==> flow/design.v <==
module alu16_top(clk, valA, valB, aluop, sub, lr, cc, result);
	input clk;
	input [15:0] valA, valB;
	input [3:0] aluop;
	input sub, lr;
	output reg [3:0] cc;
	output reg [15:0] result;
	reg [15:0] a_q, b_q;
	reg [3:0] op_q;
	reg sub_q, lr_q;
	wire [3:0] cc_w;
	wire [15:0] result_w;
	ALU alu(.valA(a_q), .valB(b_q), .aluop(op_q), .sub(sub_q), .lr(lr_q), .cc(cc_w), .result(result_w));
	always @(posedge clk) begin
		a_q <= valA;
		b_q <= valB;
		op_q <= aluop;
		sub_q <= sub;
		lr_q <= lr;
		cc <= cc_w;
		result <= result_w;
	end
endmodule

module PG_Gen(A, B, P, G);
	input A, B;
	output P, G;
	assign P = A ^ B;  
	assign G = A & B;  
endmodule
module black_cell(Pin1, Pin2, Gin1, Gin2, P, G);
	input Pin1, Pin2, Gin1, Gin2;
	output P, G;
	assign P = Pin1 & Pin2;
	assign G = Gin2 | (Pin2 & Gin1);
endmodule
module Carry_Gen(P, G, Cin, Cout);
	input P, G, Cin;
	output Cout;
	assign Cout = G | (P & Cin);
endmodule
module KSA(A, B, Cin, Sum, Cout);
	input [15:0] A, B;
	input Cin;
	output [15:0] Sum;
	output Cout;
	wire [15:0] P_st_1, G_st_1, P_A, G_A, P_B, G_B, P_C, G_C, P_D, G_D, P_E, G_E;
	wire [16:1] Carry;
	PG_Gen PG_Gen0(.A(A[0]), .B(B[0]), .P(P_st_1[0]), .G(G_st_1[0]));
	PG_Gen PG_Gen1(.A(A[1]), .B(B[1]), .P(P_st_1[1]), .G(G_st_1[1]));
	PG_Gen PG_Gen2(.A(A[2]), .B(B[2]), .P(P_st_1[2]), .G(G_st_1[2]));
	PG_Gen PG_Gen3(.A(A[3]), .B(B[3]), .P(P_st_1[3]), .G(G_st_1[3]));
	PG_Gen PG_Gen4(.A(A[4]), .B(B[4]), .P(P_st_1[4]), .G(G_st_1[4]));
	PG_Gen PG_Gen5(.A(A[5]), .B(B[5]), .P(P_st_1[5]), .G(G_st_1[5]));
	PG_Gen PG_Gen6(.A(A[6]), .B(B[6]), .P(P_st_1[6]), .G(G_st_1[6]));
	PG_Gen PG_Gen7(.A(A[7]), .B(B[7]), .P(P_st_1[7]), .G(G_st_1[7]));
	PG_Gen PG_Gen8(.A(A[8]), .B(B[8]), .P(P_st_1[8]), .G(G_st_1[8]));
	PG_Gen PG_Gen9(.A(A[9]), .B(B[9]), .P(P_st_1[9]), .G(G_st_1[9]));
	PG_Gen PG_Gen10(.A(A[10]), .B(B[10]), .P(P_st_1[10]), .G(G_st_1[10]));
	PG_Gen PG_Gen11(.A(A[11]), .B(B[11]), .P(P_st_1[11]), .G(G_st_1[11]));
	PG_Gen PG_Gen12(.A(A[12]), .B(B[12]), .P(P_st_1[12]), .G(G_st_1[12]));
	PG_Gen PG_Gen13(.A(A[13]), .B(B[13]), .P(P_st_1[13]), .G(G_st_1[13]));
	PG_Gen PG_Gen14(.A(A[14]), .B(B[14]), .P(P_st_1[14]), .G(G_st_1[14]));
	PG_Gen PG_Gen15(.A(A[15]), .B(B[15]), .P(P_st_1[15]), .G(G_st_1[15]));
	black_cell BC_A0(.Pin2(P_st_1[0]), .Gin2(G_st_1[0]), .Pin1(1'b0), .Gin1(Cin), .P(P_A[0]), .G(G_A[0]));
	black_cell BC_A1(.Pin2(P_st_1[1]), .Gin2(G_st_1[1]), .Pin1(P_st_1[0]), .Gin1(G_st_1[0]), .P(P_A[1]), .G(G_A[1]));
	black_cell BC_A2(.Pin2(P_st_1[2]), .Gin2(G_st_1[2]), .Pin1(P_st_1[1]), .Gin1(G_st_1[1]), .P(P_A[2]), .G(G_A[2]));
	black_cell BC_A3(.Pin2(P_st_1[3]), .Gin2(G_st_1[3]), .Pin1(P_st_1[2]), .Gin1(G_st_1[2]), .P(P_A[3]), .G(G_A[3]));
	black_cell BC_A4(.Pin2(P_st_1[4]), .Gin2(G_st_1[4]), .Pin1(P_st_1[3]), .Gin1(G_st_1[3]), .P(P_A[4]), .G(G_A[4]));
	black_cell BC_A5(.Pin2(P_st_1[5]), .Gin2(G_st_1[5]), .Pin1(P_st_1[4]), .Gin1(G_st_1[4]), .P(P_A[5]), .G(G_A[5]));
	black_cell BC_A6(.Pin2(P_st_1[6]), .Gin2(G_st_1[6]), .Pin1(P_st_1[5]), .Gin1(G_st_1[5]), .P(P_A[6]), .G(G_A[6]));
	black_cell BC_A7(.Pin2(P_st_1[7]), .Gin2(G_st_1[7]), .Pin1(P_st_1[6]), .Gin1(G_st_1[6]), .P(P_A[7]), .G(G_A[7]));
	black_cell BC_A8(.Pin2(P_st_1[8]), .Gin2(G_st_1[8]), .Pin1(P_st_1[7]), .Gin1(G_st_1[7]), .P(P_A[8]), .G(G_A[8]));
	black_cell BC_A9(.Pin2(P_st_1[9]), .Gin2(G_st_1[9]), .Pin1(P_st_1[8]), .Gin1(G_st_1[8]), .P(P_A[9]), .G(G_A[9]));
	black_cell BC_A10(.Pin2(P_st_1[10]), .Gin2(G_st_1[10]), .Pin1(P_st_1[9]), .Gin1(G_st_1[9]), .P(P_A[10]), .G(G_A[10]));
	black_cell BC_A11(.Pin2(P_st_1[11]), .Gin2(G_st_1[11]), .Pin1(P_st_1[10]), .Gin1(G_st_1[10]), .P(P_A[11]), .G(G_A[11]));
	black_cell BC_A12(.Pin2(P_st_1[12]), .Gin2(G_st_1[12]), .Pin1(P_st_1[11]), .Gin1(G_st_1[11]), .P(P_A[12]), .G(G_A[12]));
	black_cell BC_A13(.Pin2(P_st_1[13]), .Gin2(G_st_1[13]), .Pin1(P_st_1[12]), .Gin1(G_st_1[12]), .P(P_A[13]), .G(G_A[13]));
	black_cell BC_A14(.Pin2(P_st_1[14]), .Gin2(G_st_1[14]), .Pin1(P_st_1[13]), .Gin1(G_st_1[13]), .P(P_A[14]), .G(G_A[14]));
	black_cell BC_A15(.Pin2(P_st_1[15]), .Gin2(G_st_1[15]), .Pin1(P_st_1[14]), .Gin1(G_st_1[14]), .P(P_A[15]), .G(G_A[15]));
	black_cell BC_B1(.Pin2(P_A[1]), .Gin2(G_A[1]), .Pin1(1'b0), .Gin1(Cin), .P(P_B[1]), .G(G_B[1]));
	black_cell BC_B2(.Pin2(P_A[2]), .Gin2(G_A[2]), .Pin1(P_A[0]), .Gin1(G_A[0]), .P(P_B[2]), .G(G_B[2]));
	black_cell BC_B3(.Pin2(P_A[3]), .Gin2(G_A[3]), .Pin1(P_A[1]), .Gin1(G_A[1]), .P(P_B[3]), .G(G_B[3]));
	black_cell BC_B4(.Pin2(P_A[4]), .Gin2(G_A[4]), .Pin1(P_A[2]), .Gin1(G_A[2]), .P(P_B[4]), .G(G_B[4]));
	black_cell BC_B5(.Pin2(P_A[5]), .Gin2(G_A[5]), .Pin1(P_A[3]), .Gin1(G_A[3]), .P(P_B[5]), .G(G_B[5]));
	black_cell BC_B6(.Pin2(P_A[6]), .Gin2(G_A[6]), .Pin1(P_A[4]), .Gin1(G_A[4]), .P(P_B[6]), .G(G_B[6]));
	black_cell BC_B7(.Pin2(P_A[7]), .Gin2(G_A[7]), .Pin1(P_A[5]), .Gin1(G_A[5]), .P(P_B[7]), .G(G_B[7]));
	black_cell BC_B8(.Pin2(P_A[8]), .Gin2(G_A[8]), .Pin1(P_A[6]), .Gin1(G_A[6]), .P(P_B[8]), .G(G_B[8]));
	black_cell BC_B9(.Pin2(P_A[9]), .Gin2(G_A[9]), .Pin1(P_A[7]), .Gin1(G_A[7]), .P(P_B[9]), .G(G_B[9]));
	black_cell BC_B10(.Pin2(P_A[10]), .Gin2(G_A[10]), .Pin1(P_A[8]), .Gin1(G_A[8]), .P(P_B[10]), .G(G_B[10]));
	black_cell BC_B11(.Pin2(P_A[11]), .Gin2(G_A[11]), .Pin1(P_A[9]), .Gin1(G_A[9]), .P(P_B[11]), .G(G_B[11]));
	black_cell BC_B12(.Pin2(P_A[12]), .Gin2(G_A[12]), .Pin1(P_A[10]), .Gin1(G_A[10]), .P(P_B[12]), .G(G_B[12]));
	black_cell BC_B13(.Pin2(P_A[13]), .Gin2(G_A[13]), .Pin1(P_A[11]), .Gin1(G_A[11]), .P(P_B[13]), .G(G_B[13]));
	black_cell BC_B14(.Pin2(P_A[14]), .Gin2(G_A[14]), .Pin1(P_A[12]), .Gin1(G_A[12]), .P(P_B[14]), .G(G_B[14]));
	black_cell BC_B15(.Pin2(P_A[15]), .Gin2(G_A[15]), .Pin1(P_A[13]), .Gin1(G_A[13]), .P(P_B[15]), .G(G_B[15]));
	black_cell BC_C3(.Pin2(P_B[3]), .Gin2(G_B[3]), .Pin1(1'b0), .Gin1(Cin), .P(P_C[3]), .G(G_C[3]));
	black_cell BC_C4(.Pin2(P_B[4]), .Gin2(G_B[4]), .Pin1(P_A[0]), .Gin1(G_A[0]), .P(P_C[4]), .G(G_C[4]));
	black_cell BC_C5(.Pin2(P_B[5]), .Gin2(G_B[5]), .Pin1(P_B[1]), .Gin1(G_B[1]), .P(P_C[5]), .G(G_C[5]));
	black_cell BC_C6(.Pin2(P_B[6]), .Gin2(G_B[6]), .Pin1(P_B[2]), .Gin1(G_B[2]), .P(P_C[6]), .G(G_C[6]));
	black_cell BC_C7(.Pin2(P_B[7]), .Gin2(G_B[7]), .Pin1(P_B[3]), .Gin1(G_B[3]), .P(P_C[7]), .G(G_C[7]));
	black_cell BC_C8(.Pin2(P_B[8]), .Gin2(G_B[8]), .Pin1(P_B[4]), .Gin1(G_B[4]), .P(P_C[8]), .G(G_C[8]));
	black_cell BC_C9(.Pin2(P_B[9]), .Gin2(G_B[9]), .Pin1(P_B[5]), .Gin1(G_B[5]), .P(P_C[9]), .G(G_C[9]));
	black_cell BC_C10(.Pin2(P_B[10]), .Gin2(G_B[10]), .Pin1(P_B[6]), .Gin1(G_B[6]), .P(P_C[10]), .G(G_C[10]));
	black_cell BC_C11(.Pin2(P_B[11]), .Gin2(G_B[11]), .Pin1(P_B[7]), .Gin1(G_B[7]), .P(P_C[11]), .G(G_C[11]));
	black_cell BC_C12(.Pin2(P_B[12]), .Gin2(G_B[12]), .Pin1(P_B[8]), .Gin1(G_B[8]), .P(P_C[12]), .G(G_C[12]));
	black_cell BC_C13(.Pin2(P_B[13]), .Gin2(G_B[13]), .Pin1(P_B[9]), .Gin1(G_B[9]), .P(P_C[13]), .G(G_C[13]));
	black_cell BC_C14(.Pin2(P_B[14]), .Gin2(G_B[14]), .Pin1(P_B[10]), .Gin1(G_B[10]), .P(P_C[14]), .G(G_C[14]));
	black_cell BC_C15(.Pin2(P_B[15]), .Gin2(G_B[15]), .Pin1(P_B[11]), .Gin1(G_B[11]), .P(P_C[15]), .G(G_C[15]));
	black_cell BC_D7(.Pin2(P_C[7]), .Gin2(G_C[7]), .Pin1(1'b0), .Gin1(Cin), .P(P_D[7]), .G(G_D[7]));
	black_cell BC_D8(.Pin2(P_C[8]), .Gin2(G_C[8]), .Pin1(P_A[0]), .Gin1(G_A[0]), .P(P_D[8]), .G(G_D[8]));
	black_cell BC_D9(.Pin2(P_C[9]), .Gin2(G_C[9]), .Pin1(P_B[1]), .Gin1(G_B[1]), .P(P_D[9]), .G(G_D[9]));
	black_cell BC_D10(.Pin2(P_C[10]), .Gin2(G_C[10]), .Pin1(P_B[2]), .Gin1(G_B[2]), .P(P_D[10]), .G(G_D[10]));
	black_cell BC_D11(.Pin2(P_C[11]), .Gin2(G_C[11]), .Pin1(P_C[3]), .Gin1(G_C[3]), .P(P_D[11]), .G(G_D[11]));
	black_cell BC_D12(.Pin2(P_C[12]), .Gin2(G_C[12]), .Pin1(P_C[4]), .Gin1(G_C[4]), .P(P_D[12]), .G(G_D[12]));
	black_cell BC_D13(.Pin2(P_C[13]), .Gin2(G_C[13]), .Pin1(P_C[5]), .Gin1(G_C[5]), .P(P_D[13]), .G(G_D[13]));
	black_cell BC_D14(.Pin2(P_C[14]), .Gin2(G_C[14]), .Pin1(P_C[6]), .Gin1(G_C[6]), .P(P_D[14]), .G(G_D[14]));
	black_cell BC_D15(.Pin2(P_C[15]), .Gin2(G_C[15]), .Pin1(P_C[7]), .Gin1(G_C[7]), .P(P_D[15]), .G(G_D[15]));
	black_cell BC_E15(.Pin2(P_D[15]), .Gin2(G_D[15]), .Pin1(1'b0), .Gin1(Cin), .P(P_E[15]), .G(G_E[15]));
	Carry_Gen carry_1(.P(P_A[0]), .G(G_A[0]), .Cin(Cin), .Cout(Carry[1]));
	Carry_Gen carry_2(.P(P_B[1]), .G(G_B[1]), .Cin(Cin), .Cout(Carry[2]));
	Carry_Gen carry_3(.P(P_B[2]), .G(G_B[2]), .Cin(Cin), .Cout(Carry[3]));
	Carry_Gen carry_4(.P(P_C[3]), .G(G_C[3]), .Cin(Cin), .Cout(Carry[4]));
	Carry_Gen carry_5(.P(P_C[4]), .G(G_C[4]), .Cin(Cin), .Cout(Carry[5]));
	Carry_Gen carry_6(.P(P_C[5]), .G(G_C[5]), .Cin(Cin), .Cout(Carry[6]));
	Carry_Gen carry_7(.P(P_C[6]), .G(G_C[6]), .Cin(Cin), .Cout(Carry[7]));
	Carry_Gen carry_8(.P(P_D[7]), .G(G_D[7]), .Cin(Cin), .Cout(Carry[8]));
	Carry_Gen carry_9(.P(P_D[8]), .G(G_D[8]), .Cin(Cin), .Cout(Carry[9]));
	Carry_Gen carry_10(.P(P_D[9]), .G(G_D[9]), .Cin(Cin), .Cout(Carry[10]));
	Carry_Gen carry_11(.P(P_D[10]), .G(G_D[10]), .Cin(Cin), .Cout(Carry[11]));
	Carry_Gen carry_12(.P(P_D[11]), .G(G_D[11]), .Cin(Cin), .Cout(Carry[12]));
	Carry_Gen carry_13(.P(P_D[12]), .G(G_D[12]), .Cin(Cin), .Cout(Carry[13]));
	Carry_Gen carry_14(.P(P_D[13]), .G(G_D[13]), .Cin(Cin), .Cout(Carry[14]));
	Carry_Gen carry_15(.P(P_D[14]), .G(G_D[14]), .Cin(Cin), .Cout(Carry[15]));
	Carry_Gen carry_16(.P(P_D[15]), .G(G_D[15]), .Cin(Cin), .Cout(Carry[16]));
	assign Sum[0] = Cin ^ P_st_1[0];
	assign Sum[1] = Carry[1] ^ P_st_1[1];
	assign Sum[2] = Carry[2] ^ P_st_1[2];
	assign Sum[3] = Carry[3] ^ P_st_1[3];
	assign Sum[4] = Carry[4] ^ P_st_1[4];
	assign Sum[5] = Carry[5] ^ P_st_1[5];
	assign Sum[6] = Carry[6] ^ P_st_1[6];
	assign Sum[7] = Carry[7] ^ P_st_1[7];
	assign Sum[8] = Carry[8] ^ P_st_1[8];
	assign Sum[9] = Carry[9] ^ P_st_1[9];
	assign Sum[10] = Carry[10] ^ P_st_1[10];
	assign Sum[11] = Carry[11] ^ P_st_1[11];
	assign Sum[12] = Carry[12] ^ P_st_1[12];
	assign Sum[13] = Carry[13] ^ P_st_1[13];
	assign Sum[14] = Carry[14] ^ P_st_1[14];
	assign Sum[15] = Carry[15] ^ P_st_1[15];
	assign Cout = Carry[16];
endmodule
module Shifter(shift, lr, in, out);
	input [3:0] shift;
	input lr;
	input [15:0] in;
	output [15:0] out;
	wire [15:0] st1, st2, st3;
	assign st1 = shift[0]? (lr? {in[14:0], 1'b0}:{in[15], in[15:1]}) : in[15:0];
	assign st2 = shift[1]? (lr? {st1[13:0], 2'b00}:{st1[15], st1[15], st1[15:2]}) : st1[15:0];
	assign st3 = shift[2]? (lr? {st2[11:0], 4'b0000}:{st2[15], st2[15], st2[15], st2[15], st2[15:4]}) : st2[15:0];
	assign out = shift[3]? 
	(lr? {st3[7:0], 8'b00000000}:{st3[15], st3[15], st3[15], st3[15], st3[15], st3[15], st3[15], st3[15], st3[15:8]}) : st3[15:0];
endmodule
module LShifter(shift, lr, in, out);
	input [3:0] shift;
	input lr;
	input [15:0] in;
	output [15:0] out;
	wire [15:0] st1, st2, st3;
	assign st1 = shift[0]? (lr? {in[14:0], 1'b0}:{1'b0, in[15:1]}) : in[15:0];
	assign st2 = shift[1]? (lr? {st1[13:0], 2'b00}:{2'b00, st1[15:2]}) : st1[15:0];
	assign st3 = shift[2]? (lr? {st2[11:0], 4'b0000}:{4'b0000, st2[15:4]}) : st2[15:0];
	assign out = shift[3]? 
	(lr? {st3[7:0], 8'b00000000}:{8'b00000000, st3[15:8]}) : st3[15:0];
endmodule
module Rotator(shift, lr, in, out);
	input [3:0] shift;
	input lr;
	input [15:0] in;
	output [15:0] out;
	wire [15:0] st1, st2, st3;
	assign st1 = shift[0]? (lr? {in[14:0], in[15]}:{in[0], in[15:1]}) : in[15:0];
	assign st2 = shift[1]? (lr? {st1[13:0], st1[15:14]}:{st1[1:0], st1[15:2]}) : st1[15:0];
	assign st3 = shift[2]? (lr? {st2[11:0], st2[15:12]}:{st2[3:0], st2[15:4]}) : st2[15:0];
	assign out = shift[3]? (lr? {st3[7:0], st3[15:8]}:{st3[7:0], st3[15:8]}) : st3[15:0];
endmodule
module ALU(valA, valB, aluop, sub, lr, cc, result);
	input [15:0] valA;
	input [15:0] valB;
	input [3:0] aluop;  
	input sub;  
	input lr;  
	output [3:0] cc;  
	output [15:0] result;
	wire [15:0] and16b, or16b, not16b, xor16b, ashift_out, lshift_out, rotate_out, add_out, svalB, result;  
	wire shift_co, add_co;
	wire [3:0] cc;
	wire N, Z, C, V;  
	assign and16b = valA & valB;
	assign or16b = valA | valB;
	assign not16b = ~valA;
	assign xor16b = valA ^ valB;
	Shifter arith_shifter(.shift(valB[3:0]), .lr(lr), .in(valA), .out(ashift_out));  
	LShifter logic_shifter(.shift(valB[3:0]), .lr(lr), .in(valA), .out(lshift_out));  
	Rotator rotator(.shift(valB[3:0]), .lr(lr), .in(valA), .out(rotate_out));
	assign svalB = sub ? ~valB : valB;
	KSA ksadder(.A(valA), .B(svalB), .Cin(sub), .Sum(add_out), .Cout(add_co));
	assign result = 
		(aluop == 4'b0000) ? add_out :  
		(aluop == 4'b0001) ? ashift_out :  
		(aluop == 4'b0010) ? lshift_out :  
		(aluop == 4'b0011) ? rotate_out :  
		(aluop == 4'b0100) ? and16b :  
		(aluop == 4'b0101) ? or16b :  
		(aluop == 4'b0110) ? not16b :  
		(aluop == 4'b0111) ? xor16b :  
		16'b0;  
	assign N = result[15];  
	assign Z = ~|result;  
	assign C = (aluop == 4'b0000) & add_co;  
	assign V = ((aluop == 4'b0001) | (aluop == 4'b0010) | (aluop == 4'b0011)) ? 
					lr & (valA > result) : 1'b0;
	assign cc = {N, Z, C, V};
endmodule
**Tool chain data of alu16_top**

Tool output for the design above, in the order of the flow.
Lines are those of the file above, counted from 1.
Library cell names are shortened.
A cell with - has no value.

- Top: alu16_top
- Clock port: clk
- Standard-cell library: sky130hd
- Timing corner: tt_025C_1v80

**Elaborated design**

Counts by Yosys on the flattened word-level netlist (proc, flatten, opt, wreduce; memories kept). Register bits leave out memories and registers merged into their read ports (data or address); mux counts leave out enables and synchronous resets folded into registers. Print and check cells are left out. Cells with the same type and inputs are merged into one.

- Cells after elaboration: 254
- Flip-flop bits (word level): 58
- Output and inout port bits: 20
- Bits of input ports: 39

- Reductions and logical operators: 3
- Magnitude comparators: 1
- Bitwise logic cells: 203
- Eq/ne operators: 7
- Mux-type cells: 32

Operator list:

| operator | number |
|---|---|
| 16-bit 2-to-1 mux | 32 |
| 1-bit AND | 110 |
| 1-bit bitwise OR | 56 |
| 1-bit bitwise XOR | 32 |
| 16-bit NOT | 2 |
| 16-bit greater-than comparator | 1 |
| 16-bit AND | 1 |
| 16-bit bitwise OR | 1 |
| 16-bit bitwise XOR | 1 |
| 16-bit OR reduction | 1 |
| 4-bit by 3-bit == test with 1-bit output (second input constant) | 4 |
| 4-bit by 2-bit == test with 1-bit output (second input constant) | 2 |
| 4-bit by 1-bit == test with 1-bit output (second input constant) | 1 |
| 4-bit logical NOT | 1 |
| 1-bit logical NOT | 1 |

**Longest topological paths**

Longest topological path by Yosys (ltp), each cell counted once; first at word level (registers and memories cut), then after technology mapping (sequential cells cut; the memories' decode and read muxes count).

- Depth after elaboration: 15
- ABC_AREA: 0
- Mapped depth: 23
- Mapped depth without buffers: 20

**Synthesis result**

The flow's flattened synthesis, as Yosys stat reports it; memories are mapped. The netlist is that of the ABC_AREA named above (0 if unset); the other value can give another one.

Cells by type:

| cell | number | total area (µm²) |
|---|---|---|
| dfxtp_1 | 57 | 1.14E+03 |
| ha_1 | 64 | 800.768 |
| mux2i_1 | 42 | 420.403 |
| a21oi_1 | 67 | 335.322 |
| mux4_2 | 13 | 292.781 |
| nor2_1 | 64 | 240.23 |
| inv_1 | 63 | 236.477 |
| o21ai_0 | 41 | 205.197 |
| nand2_1 | 53 | 198.941 |
| a211oi_1 | 25 | 187.68 |
| xor2_1 | 19 | 166.41 |
| buf_2 | 25 | 125.12 |
| nor3_1 | 25 | 125.12 |
| clkbuf_1 | 30 | 112.608 |
| a21o_1 | 14 | 105.101 |
| buf_6 | 9 | 101.347 |
| a31oi_1 | 15 | 93.84 |
| o22ai_1 | 13 | 81.328 |

Other cell types: 66; their cells: 215.

- Cell area after synthesis: 6720.2 µm²
- Standard cells after synthesis: 854
- Sequential area: 1141.1 µm²
- Mapped flip-flops: 57
- Buffer cells: 73

By module: a second synthesis without flattening, with its own total; a netlist apart from the flattened one above.

- Cell total of the unflattened synthesis: 1210
- Area (unflattened synthesis): 9484.1 µm²

Each row is one instance without its submodules.

By module:

| module | times used | area (µm²) | seq. area (µm²) | cells |
|---|---|---|---|---|
| ALU | 1 | 2548.7 | 0.0 | 352 |
| Shifter | 1 | 1715.4 | 0.0 | 244 |
| LShifter | 1 | 1612.8 | 0.0 | 222 |
| Rotator | 1 | 1252.5 | 0.0 | 179 |
| alu16_top | 1 | 1161.1 | 1161.1 | 58 |
| black_cell | 53 | 13.8 | 0.0 | 2 |
| PG_Gen | 16 | 12.5 | 0.0 | 1 |
| KSA | 1 | 143.9 | 0.0 | 17 |
| Carry_Gen | 16 | 7.5 | 0.0 | 1 |

**Path before layout**

OpenSTA on the mapped netlist: ideal clock, no wires. The path of least setup slack (recovery checks aside). Input and output delay are each 20% of the period. Register names are those of the netlist, which keeps one name where synthesis merged equal registers.

- Kind: reg2reg
- Start point: register b_q[2]
- End point: register cc[0]
- Required time: 4.581 ns
- Time at the first pin: 0.000 ns
- Stages on the path: 23
- Path delay: 4.186 ns
- Slack: 0.514 ns
- Library setup time: 0.119 ns
- Path buffers: 3
- Clock period: 4.7 ns
- Data arrival time: 4.067 ns
- Synthesis period reached: 4.186 ns

"path delay" is the arrival time less input delay plus setup time.
"stages on the path": output pins that drive a net of the path, with the launching flip-flop's if there is one; two outputs of one cell count as two.
"synthesis period reached" is the clock period less the worst setup slack; recovery checks do not enter. This is arithmetic on one report: input and output delays are still those of the set period (20% each).

- Path through: dfxtp_1 > buf_2 > buf_2 > buf_1 > xor2_1 > ha_1 > nand3_1 > o221ai_1 > xnor2_1 > o211ai_1 > a21oi_1 > o22ai_1 > inv_1 > ha_1 > nand4_1 > nor2_1 > a211o_1 > a21o_1 > a21o_1 > a21oi_1 > o21ai_0 > a211oi_1 > nor2_1
- Elaborated cells on any way between the ends: 89
- Source lines of those cells: 39
- Those cells by class: compare: 1; mux: 17; logic: 71

RTL lines, path after synthesis:

| element | RTL line | RTL |
|---|---|---|
| from (decl) | 8 | `reg [15:0] a_q, b_q;` |
| from (assign) | 16 | `b_q <= valB;` |
| to (assign) | 20 | `cc <= cc_w;` |
| to (decl) | 6 | `output reg [3:0] cc;` |

No chain of elaborated cells between the ends is given.
Some nets on the timed path still bear RTL names; the line given drives or declares the net.

Nets with RTL names, path after synthesis:

| signal | RTL line | RTL |
|---|---|---|
| alu.result[4] | 210 | `(aluop == 4'b0000) ? add_out :` |

**Timing after layout**

Path of least setup slack in the final report of flow run 3 (OpenROAD, finished layout, wires in). Where an end is a register, its clock arrival counts in the times.

- Kind: reg2reg
- Start point: register b_q[0]
- End point: register cc[0]
- Time at the first pin: 0.34 ns
- Data arrival time: 4.99 ns
- Path buffers: 0
- Slack: 0.87 ns
- Stages on the path: 20
- Required time: 5.85 ns
- Library setup time: 0.11 ns
- Clock period: 5.62 ns

- Path through: dfxtp_4 > xor2_1 > ha_1 > a21oi_1 > o221ai_1 > xnor2_1 > o211ai_1 > a21oi_1 > o22ai_1 > inv_1 > ha_1 > nand4_1 > nor2_1 > a211o_1 > a21o_1 > a21o_1 > a21oi_1 > o21ai_0 > a211oi_1 > nor2_1
- Elaborated cells on any way between the ends: 92
- Source lines of those cells: 47
- Those cells by class: compare: 1; mux: 29; logic: 62

RTL lines, path post-layout:

| element | RTL line | RTL |
|---|---|---|
| from (decl) | 8 | `reg [15:0] a_q, b_q;` |
| from (assign) | 16 | `b_q <= valB;` |
| to (assign) | 20 | `cc <= cc_w;` |
| to (decl) | 6 | `output reg [3:0] cc;` |

No chain of elaborated cells between the ends is given.
Some nets on the timed path still bear RTL names; the line given drives or declares the net.

Nets with RTL names, path post-layout:

| signal | RTL line | RTL |
|---|---|---|
| alu.result[4] | 210 | `(aluop == 4'b0000) ? add_out :` |

==> results <==
Settings and measured results of 4 stored flow runs for module alu16_top (sky130hd), not sorted in any way. The constraints put input and output delay at 20% of the set period each and load the outputs with 0.01 pF.
By "period achieved" is meant the clock period of the run minus its worst setup slack. This is arithmetic on one report: input and output delays are still those of the set period (20% each).
"power": no workload was simulated; the value follows from the tool's default switching activity.

### Flow run 1

Settings: `ABC_AREA=0`, `CAP_MARGIN=25`, `CELL_PAD_IN_SITES_DETAIL_PLACEMENT=2`, `CELL_PAD_IN_SITES_GLOBAL_PLACEMENT=1`, `CORE_ASPECT_RATIO=0.54`, `CORE_MARGIN=5`, `CORE_UTILIZATION=57`, `CTS_CLUSTER_DIAMETER=219`, `GPL_ROUTABILITY_DRIVEN=1`, `GPL_TIMING_DRIVEN=0`, `HOLD_SLACK_MARGIN=-0.02`, `MIN_ROUTING_LAYER=met1`, `PLACE_DENSITY_LB_ADDON=0.03`, `SETUP_SLACK_MARGIN=-0.38`, `SLEW_MARGIN=10`, `TNS_END_PERCENT=70`, `period_ns=6.38`

Stopped before the end: placement reported a tool error.

### Flow run 2

Settings: `CAP_MARGIN=10`, `CELL_PAD_IN_SITES_GLOBAL_PLACEMENT=1`, `CORE_MARGIN=7`, `CTS_CLUSTER_SIZE=50`, `GPL_TIMING_DRIVEN=0`, `MAX_ROUTING_LAYER=met4`, `MIN_ROUTING_LAYER=met2`, `TNS_END_PERCENT=35`, `period_ns=4.7`, `CORE_UTILIZATION=40`, `SLEW_MARGIN=20`

Stopped before the end: routing reported GRT-0116.

### Flow run 3

Settings: `period_ns=5.62`, `CAP_MARGIN=20`, `CORE_MARGIN=2`, `CORE_UTILIZATION=40`, `SLEW_MARGIN=20`

- Worst setup slack after layout: 0.869 ns
- Worst hold slack in the final report: 0.813 ns
- Total negative slack: 0.000 ns
- Netlist area reported by Yosys: 6720.2 µm²
- Period achieved: 4.751 ns
- Die area: 17853.0 µm²
- Power: 1637 uW
- Standard-cell area of the final layout: 7721.2 µm²

### Flow run 4

Settings: `CORE_MARGIN=3`, `CORE_UTILIZATION=69`, `HOLD_SLACK_MARGIN=0.25`, `MAX_ROUTING_LAYER=met4`, `PLACE_DENSITY_LB_ADDON=0.19`, `period_ns=3.9`, `CAP_MARGIN=20`, `SLEW_MARGIN=20`

Stopped before the end: routing reported GRT-0116.
